==> flow/design.v <==
module cordic #(parameter WIDTH = 32, ITER = 16)(
    input clk,
    input rst,
    input start,
    input mode,  
    input signed [WIDTH-1:0] x_in,
    input signed [WIDTH-1:0] y_in,
    input signed [WIDTH-1:0] z_in,
    output reg signed [WIDTH-1:0] x_out,
    output reg signed [WIDTH-1:0] y_out,
    output reg signed [WIDTH-1:0] z_out,
    output reg done
);
    localparam signed [WIDTH-1:0] K = 32'sd19898;   
    localparam IDLE = 2'd0, PROCESS = 2'd1, DONE = 2'd2;
    reg signed [WIDTH-1:0] x, y, z;
    reg [4:0] i;
    reg [1:0] state;
    reg mode_r;  
    function signed [WIDTH-1:0] atan_table;
        input [3:0] idx;
        case (idx)
            4'd0:  atan_table = 32'sd25736;
            4'd1:  atan_table = 32'sd15192;
            4'd2:  atan_table = 32'sd8027;
            4'd3:  atan_table = 32'sd4074;
            4'd4:  atan_table = 32'sd2045;
            4'd5:  atan_table = 32'sd1023;
            4'd6:  atan_table = 32'sd511;
            4'd7:  atan_table = 32'sd256;
            4'd8:  atan_table = 32'sd128;
            4'd9:  atan_table = 32'sd64;
            4'd10: atan_table = 32'sd32;
            4'd11: atan_table = 32'sd16;
            4'd12: atan_table = 32'sd8;
            4'd13: atan_table = 32'sd4;
            4'd14: atan_table = 32'sd2;
            default: atan_table = 32'sd1;
        endcase
    endfunction
    always @(posedge clk or posedge rst) begin
        if (rst) begin
            state <= IDLE;
            done <= 0;
            x <= 0; y <= 0; z <= 0;
            x_out <= 0; y_out <= 0; z_out <= 0;
            i <= 0;
            mode_r <= 0;
        end 
        else begin
            case (state)
                IDLE: begin
                    done <= 0;
                    if (start) begin
                        x <= mode ? x_in : K;
                        y <= mode ? y_in : 0;
                        z <= mode ? 0 : z_in;
                        mode_r <= mode;
                        i <= 0;
                        state <= PROCESS;
                    end
                end
                PROCESS: begin
                    if (i < ITER) begin
                        if ((mode_r == 0 && z >= 0) || (mode_r == 1 && y < 0)) begin
                            x <= x - (y >>> i);
                            y <= y + (x >>> i);
                            z <= z - atan_table(i[3:0]);
                        end 
                        else begin
                            x <= x + (y >>> i);
                            y <= y - (x >>> i);
                            z <= z + atan_table(i[3:0]);
                        end
                        i <= i + 1;
                    end 
                    else begin
                        x_out <= x;
                        y_out <= y;
                        z_out <= z;
                        done <= 1;
                        state <= DONE;
                    end
                end
                DONE: begin
                    done <= 0;      
                    state <= IDLE;   
                end
            endcase
        end
    end
endmodule
Tool chain data of cordic
The steps from the RTL of cordic to its reports follow in flow order.
Line numbers count from 1 in the design file above.
The mark -- stands for no value.
- top module: cordic
- clock: clk
- library: sky130hd
- timing corner: tt_025C_1v80

Word-level counts
Counts by Yosys on the flattened word-level netlist (proc, flatten, opt, wreduce; memories kept). Register bits leave out memories and registers merged into their read ports (data or address). Print and check cells are left out.
Memory sizes are those after Yosys's memory passes, which may raise the word count (mostly to a power of two), join words into wider ones and drop unused or constant bits.
- noted bits in registers: 201
- noted latch bits: 0
- noted memory bits (writable): 0
- noted ROM bits: 480
- word width x clocked read ports: 0
- memories kept: 2
- input port bits: 100
- output and inout port bits: 97
- noted cells after elaboration: 73
- add/subtract/negate cells at 7
- multiply operators: 0
- divide/modulo/power cells at 0
- magnitude comparators at 3
- noted equal/unequal tests: 5
- shifts and indexed selects: 2
- multiplexer cells at 29
- bitwise logic cells: 2
- reduce/logical cells: 13
- memories (name ; depth ; width ; read ports ; write ports ; RTL line ; text):
    (name not given) ; 16 ; 15 ; 1 ; 0 ; 22 ; case (idx)
    (name not given) ; 16 ; 15 ; 1 ; 0 ; 22 ;
- operator list (kind ; number):
    32-bit 2-to-1 mux ; 18
    32-bit case mux with 2-bit select ; 3
    32-bit adder ; 3
    32-bit subtractor ; 3
    32-bit by 5-bit >>> shifter with 32-bit output ; 2
    32-bit by 1-bit >= comparator with 1-bit output with constant B ; 1
    32-bit by 1-bit < comparator with 1-bit output with constant B ; 1
    5-bit case mux with 2-bit select ; 1
    5-bit 2-to-1 mux ; 2
    2-bit inequality test with constant B ; 3
    2-bit AND reduction ; 3
    3-bit AND reduction ; 2
    2-bit case mux with 3-bit select ; 1
    5-bit by 1-bit adder with 5-bit output with constant B ; 1
    5-bit < comparator with constant B ; 1
    2-bit nonzero test ; 2
    2-bit 2-to-1 mux ; 2
    3-bit nonzero test ; 1
    1-bit logical AND ; 2
    1-bit inverter ; 2
    2-bit by 1-bit equality test with 1-bit output with constant B ; 1
    2-bit equality test with constant B ; 1
    2-bit zero test ; 1
    2-bit OR reduction ; 1
    1-bit case mux with 2-bit select ; 1
    1-bit logical OR ; 1
    1-bit 2-to-1 mux ; 1

Logic depth
Depth = most cells in a row (Yosys ltp): at word level without a register or memory, in the mapped netlist without a sequential cell, where the memories' decode and read muxes count.
- noted depth in word-level cells: 10
- noted ABC_AREA: 0
- noted mapped depth: 28
- mapped depth without buffers: 24

After synthesis
Yosys stat after the flow's synthesis: flattened, memories mapped to cells. It holds for the ABC_AREA given above (unset counts as 0); a run with the other value may have another netlist.
- noted cells in the netlist: 2087
- chip area (Yosys): 18856.8 sq um
- flip-flops: 202
- buffer cells at 132
- cell types (cell ; number):
    sky130_fd_sc_hd__dfrtp_1 ; 201
    sky130_fd_sc_hd__ha_1 ; 112
    sky130_fd_sc_hd__mux2_2 ; 123
    sky130_fd_sc_hd__mux4_2 ; 58
    sky130_fd_sc_hd__nor2_1 ; 214
    sky130_fd_sc_hd__xnor2_1 ; 89
    sky130_fd_sc_hd__a21oi_1 ; 149
    sky130_fd_sc_hd__nand2_1 ; 187
    sky130_fd_sc_hd__o21ai_0 ; 130
    sky130_fd_sc_hd__a221oi_1 ; 69
    sky130_fd_sc_hd__mux2i_1 ; 57
    sky130_fd_sc_hd__xor2_1 ; 59
    sky130_fd_sc_hd__a21o_1 ; 45
    sky130_fd_sc_hd__clkbuf_1 ; 86
    sky130_fd_sc_hd__o22ai_1 ; 34
    sky130_fd_sc_hd__nand2b_1 ; 33
    sky130_fd_sc_hd__mux4_1 ; 6
    sky130_fd_sc_hd__o31ai_1 ; 21
Not listed: further types 76, cells in them 414.

Path before layout
Source: OpenSTA report_checks on the synthesized netlist (no wires, ideal clock, input and output delay 20% of the period each), path of least setup slack; recovery checks are left aside. Register names are those of the netlist, which keeps one name where synthesis merged equal registers.
- path type: reg-to-reg
- from: register i[0]
- to: register y[31]
- noted period: 7000 ps
- noted launch time at the first pin: 0 ps
- noted arrival: 5917 ps
- required time: 6870 ps
- path slack at 953 ps
- noted path delay: 6047 ps
- stages on the path: 27
- path buffers: 5
- noted period reached after synthesis: 6047 ps
"path delay" = arrival - input delay + setup time.
"stages on the path" counts driving pins, that of a launching flip-flop among them; a cell with two outputs on the path counts twice.
"period reached after synthesis" is the clock period less the worst setup slack; recovery checks do not enter. This is arithmetic on one report: input and output delays are still those of the set period (20% each).
Between the ends stands the longest chain of elaborated cells between them, by number of cells; it is not shown to be the way that was timed. Of several equally long chains one is given.
A line is the first line of the expression or statement that the cell stems from. Yosys adds cells for indexed reads and writes and turns some case tables into memories.
A register here has more assigning lines than the two given.
- cell sequence: sky130_fd_sc_hd__dfrtp_1 -> sky130_fd_sc_hd__buf_6 -> sky130_fd_sc_hd__buf_12 -> sky130_fd_sc_hd__buf_12 -> sky130_fd_sc_hd__buf_6 -> sky130_fd_sc_hd__buf_6 -> sky130_fd_sc_hd__mux2_1 -> sky130_fd_sc_hd__a221oi_2 -> sky130_fd_sc_hd__o221ai_1 -> sky130_fd_sc_hd__o211ai_1 -> sky130_fd_sc_hd__ha_1 -> sky130_fd_sc_hd__inv_1 -> sky130_fd_sc_hd__or4_1 -> sky130_fd_sc_hd__o41ai_1 -> sky130_fd_sc_hd__xnor2_1 -> sky130_fd_sc_hd__ha_1 -> sky130_fd_sc_hd__and4_1 -> sky130_fd_sc_hd__a221oi_1 -> sky130_fd_sc_hd__o31ai_1 -> sky130_fd_sc_hd__o31a_1 -> sky130_fd_sc_hd__a211oi_1 -> sky130_fd_sc_hd__a21oi_1 -> sky130_fd_sc_hd__a21oi_1 -> sky130_fd_sc_hd__o221ai_1 -> sky130_fd_sc_hd__a21oi_1 -> sky130_fd_sc_hd__xnor2_1 -> sky130_fd_sc_hd__o21ai_1
- noted length of the longest elaborated chain: 5
- ends and longest elaborated chain, post-synthesis (element ; RTL line ; text):
    start, declared ; 17 ; reg [4:0] i;
    start, assigned ; 47 ; i <= 0;
    start, assigned ; 75 ; i <= i + 1;
    32-bit by 5-bit >>> shifter with 32-bit output ; 72 ; y <= y - (x >>> i);
    32-bit subtractor ; 72 ;
    32-bit 2-to-1 mux ; 65 ; if ((mode_r == 0 && z >= 0) || (mode_r == 1 && y < 0)) begin
    32-bit 2-to-1 mux ; 64 ; if (i < ITER) begin
    32-bit case mux with 2-bit select ; 51 ; case (state)
    end, assigned ; 56 ; y <= mode ? y_in : 0;
    end, assigned ; 67 ; y <= y + (x >>> i);
    end, declared ; 16 ; reg signed [WIDTH-1:0] x, y, z;

Path in the finished layout
Path of least setup slack in the final report of run C (OpenROAD, finished layout, wires in). Where an end is a register, its clock arrival counts in the times.
The report prints the path's times to 10 ps; the period is as set.
- path type: reg-to-reg
- from: register i[0]
- to: register y[31]
- noted period: 4180 ps
- noted launch time at the first pin: 570 ps
- noted arrival: 6070 ps
- required time: 4630 ps
- path slack at -1430 ps
- stages on the path: 25
- path buffers: 3
Between the ends stands the longest chain of elaborated cells between them, by number of cells; it is not shown to be the way that was timed. Of several equally long chains one is given.
A register here has more assigning lines than the two given.
- cell sequence: sky130_fd_sc_hd__dfrtp_4 -> sky130_fd_sc_hd__buf_12 -> sky130_fd_sc_hd__buf_12 -> sky130_fd_sc_hd__mux4_2 -> sky130_fd_sc_hd__a21oi_1 -> sky130_fd_sc_hd__a311oi_1 -> sky130_fd_sc_hd__nor3_2 -> sky130_fd_sc_hd__buf_4 -> sky130_fd_sc_hd__nand2_4 -> sky130_fd_sc_hd__or4_4 -> sky130_fd_sc_hd__nor3_4 -> sky130_fd_sc_hd__nor2_1 -> sky130_fd_sc_hd__xor2_1 -> sky130_fd_sc_hd__ha_1 -> sky130_fd_sc_hd__and4_4 -> sky130_fd_sc_hd__a221oi_4 -> sky130_fd_sc_hd__o31ai_4 -> sky130_fd_sc_hd__o31a_1 -> sky130_fd_sc_hd__a211oi_4 -> sky130_fd_sc_hd__a21oi_2 -> sky130_fd_sc_hd__a21oi_2 -> sky130_fd_sc_hd__o221ai_1 -> sky130_fd_sc_hd__a21oi_1 -> sky130_fd_sc_hd__xnor2_1 -> sky130_fd_sc_hd__o21ai_1
- noted length of the longest elaborated chain: 5
- ends and longest elaborated chain, after layout (element ; RTL line ; text):
    start, declared ; 17 ; reg [4:0] i;
    start, assigned ; 47 ; i <= 0;
    start, assigned ; 75 ; i <= i + 1;
    32-bit by 5-bit >>> shifter with 32-bit output ; 72 ; y <= y - (x >>> i);
    32-bit subtractor ; 72 ;
    32-bit 2-to-1 mux ; 65 ; if ((mode_r == 0 && z >= 0) || (mode_r == 1 && y < 0)) begin
    32-bit 2-to-1 mux ; 64 ; if (i < ITER) begin
    32-bit case mux with 2-bit select ; 51 ; case (state)
    end, assigned ; 56 ; y <= mode ? y_in : 0;
    end, assigned ; 67 ; y <= y + (x >>> i);
    end, declared ; 16 ; reg signed [WIDTH-1:0] x, y, z;

Module cordic, platform sky130hd: 4 stored runs of the flow (Yosys, OpenROAD) with differing settings, in no particular order. Input and output delays are each 20% of the period that was set; the output load is 0.01 pF.
By "achieved clock period" is meant the clock period of the run minus its worst setup slack. This is arithmetic on one report: input and output delays are still those of the set period (20% each).
"worst setup path time" = time allowed to the worst setup path (clock period - input delay - output delay, where it has them) - its slack; a late launch clock adds to it, a late capture clock takes from it.
"worst setup path time" is known to 10 ps.

Run A
Settings were ABC_AREA = 0; CAP_MARGIN = 25; CELL_PAD_IN_SITES_DETAIL_PLACEMENT = 0; CELL_PAD_IN_SITES_GLOBAL_PLACEMENT = 3; CORE_ASPECT_RATIO = 0.77; CORE_MARGIN = 10; CORE_UTILIZATION = 48; CTS_CLUSTER_DIAMETER = 67; CTS_CLUSTER_SIZE = 62; GPL_ROUTABILITY_DRIVEN = 0; GPL_TIMING_DRIVEN = 0; MAX_ROUTING_LAYER = met4; PLACE_DENSITY_LB_ADDON = 0.2; SLEW_MARGIN = 30; TNS_END_PERCENT = 65; period_ns = 7.1
- unfinished; error FLW-0024 in placement

Run B
Settings were ABC_AREA = 1; CELL_PAD_IN_SITES_DETAIL_PLACEMENT = 1; CORE_UTILIZATION = 63; CTS_CLUSTER_DIAMETER = 197; GPL_ROUTABILITY_DRIVEN = 1; GPL_TIMING_DRIVEN = 0; HOLD_SLACK_MARGIN = 0.08; MAX_ROUTING_LAYER = met5; MIN_ROUTING_LAYER = met1; PLACE_DENSITY_LB_ADDON = 0.04; period_ns = 4.31; CAP_MARGIN = 20; CORE_MARGIN = 2; SLEW_MARGIN = 20
- unfinished; error DPL-0033 in placement

Run C
Settings were CORE_UTILIZATION = 32; CTS_CLUSTER_SIZE = 16; GPL_ROUTABILITY_DRIVEN = 0; GPL_TIMING_DRIVEN = 1; PLACE_DENSITY_LB_ADDON = 0.26; SETUP_SLACK_MARGIN = 1.03; TNS_END_PERCENT = 75; period_ns = 4.18; CAP_MARGIN = 20; CORE_MARGIN = 2; SLEW_MARGIN = 20
- chip area in the Yosys report at 18856.8 sq um
- overall die area at 60885.6 sq um
- standard-cell area of the final layout: 30740.7 sq um
- noted the utilization: 0.53
- noted the setup slack of the worst path: -1433 ps
- noted the final worst hold slack: 503 ps
- noted the achieved clock period: 5613 ps
- worst setup path time: 5610 ps
- type of the worst setup path: reg-to-reg

Run D
Settings were ABC_AREA = 1; CELL_PAD_IN_SITES_GLOBAL_PLACEMENT = 1; CORE_ASPECT_RATIO = 1.67; CORE_MARGIN = 2; CORE_UTILIZATION = 65; CTS_CLUSTER_SIZE = 22; GPL_TIMING_DRIVEN = 0; MAX_ROUTING_LAYER = met5; SLEW_MARGIN = 30; TNS_END_PERCENT = 10; period_ns = 4.09; CAP_MARGIN = 20
- unfinished; error GPL-0301 in placement
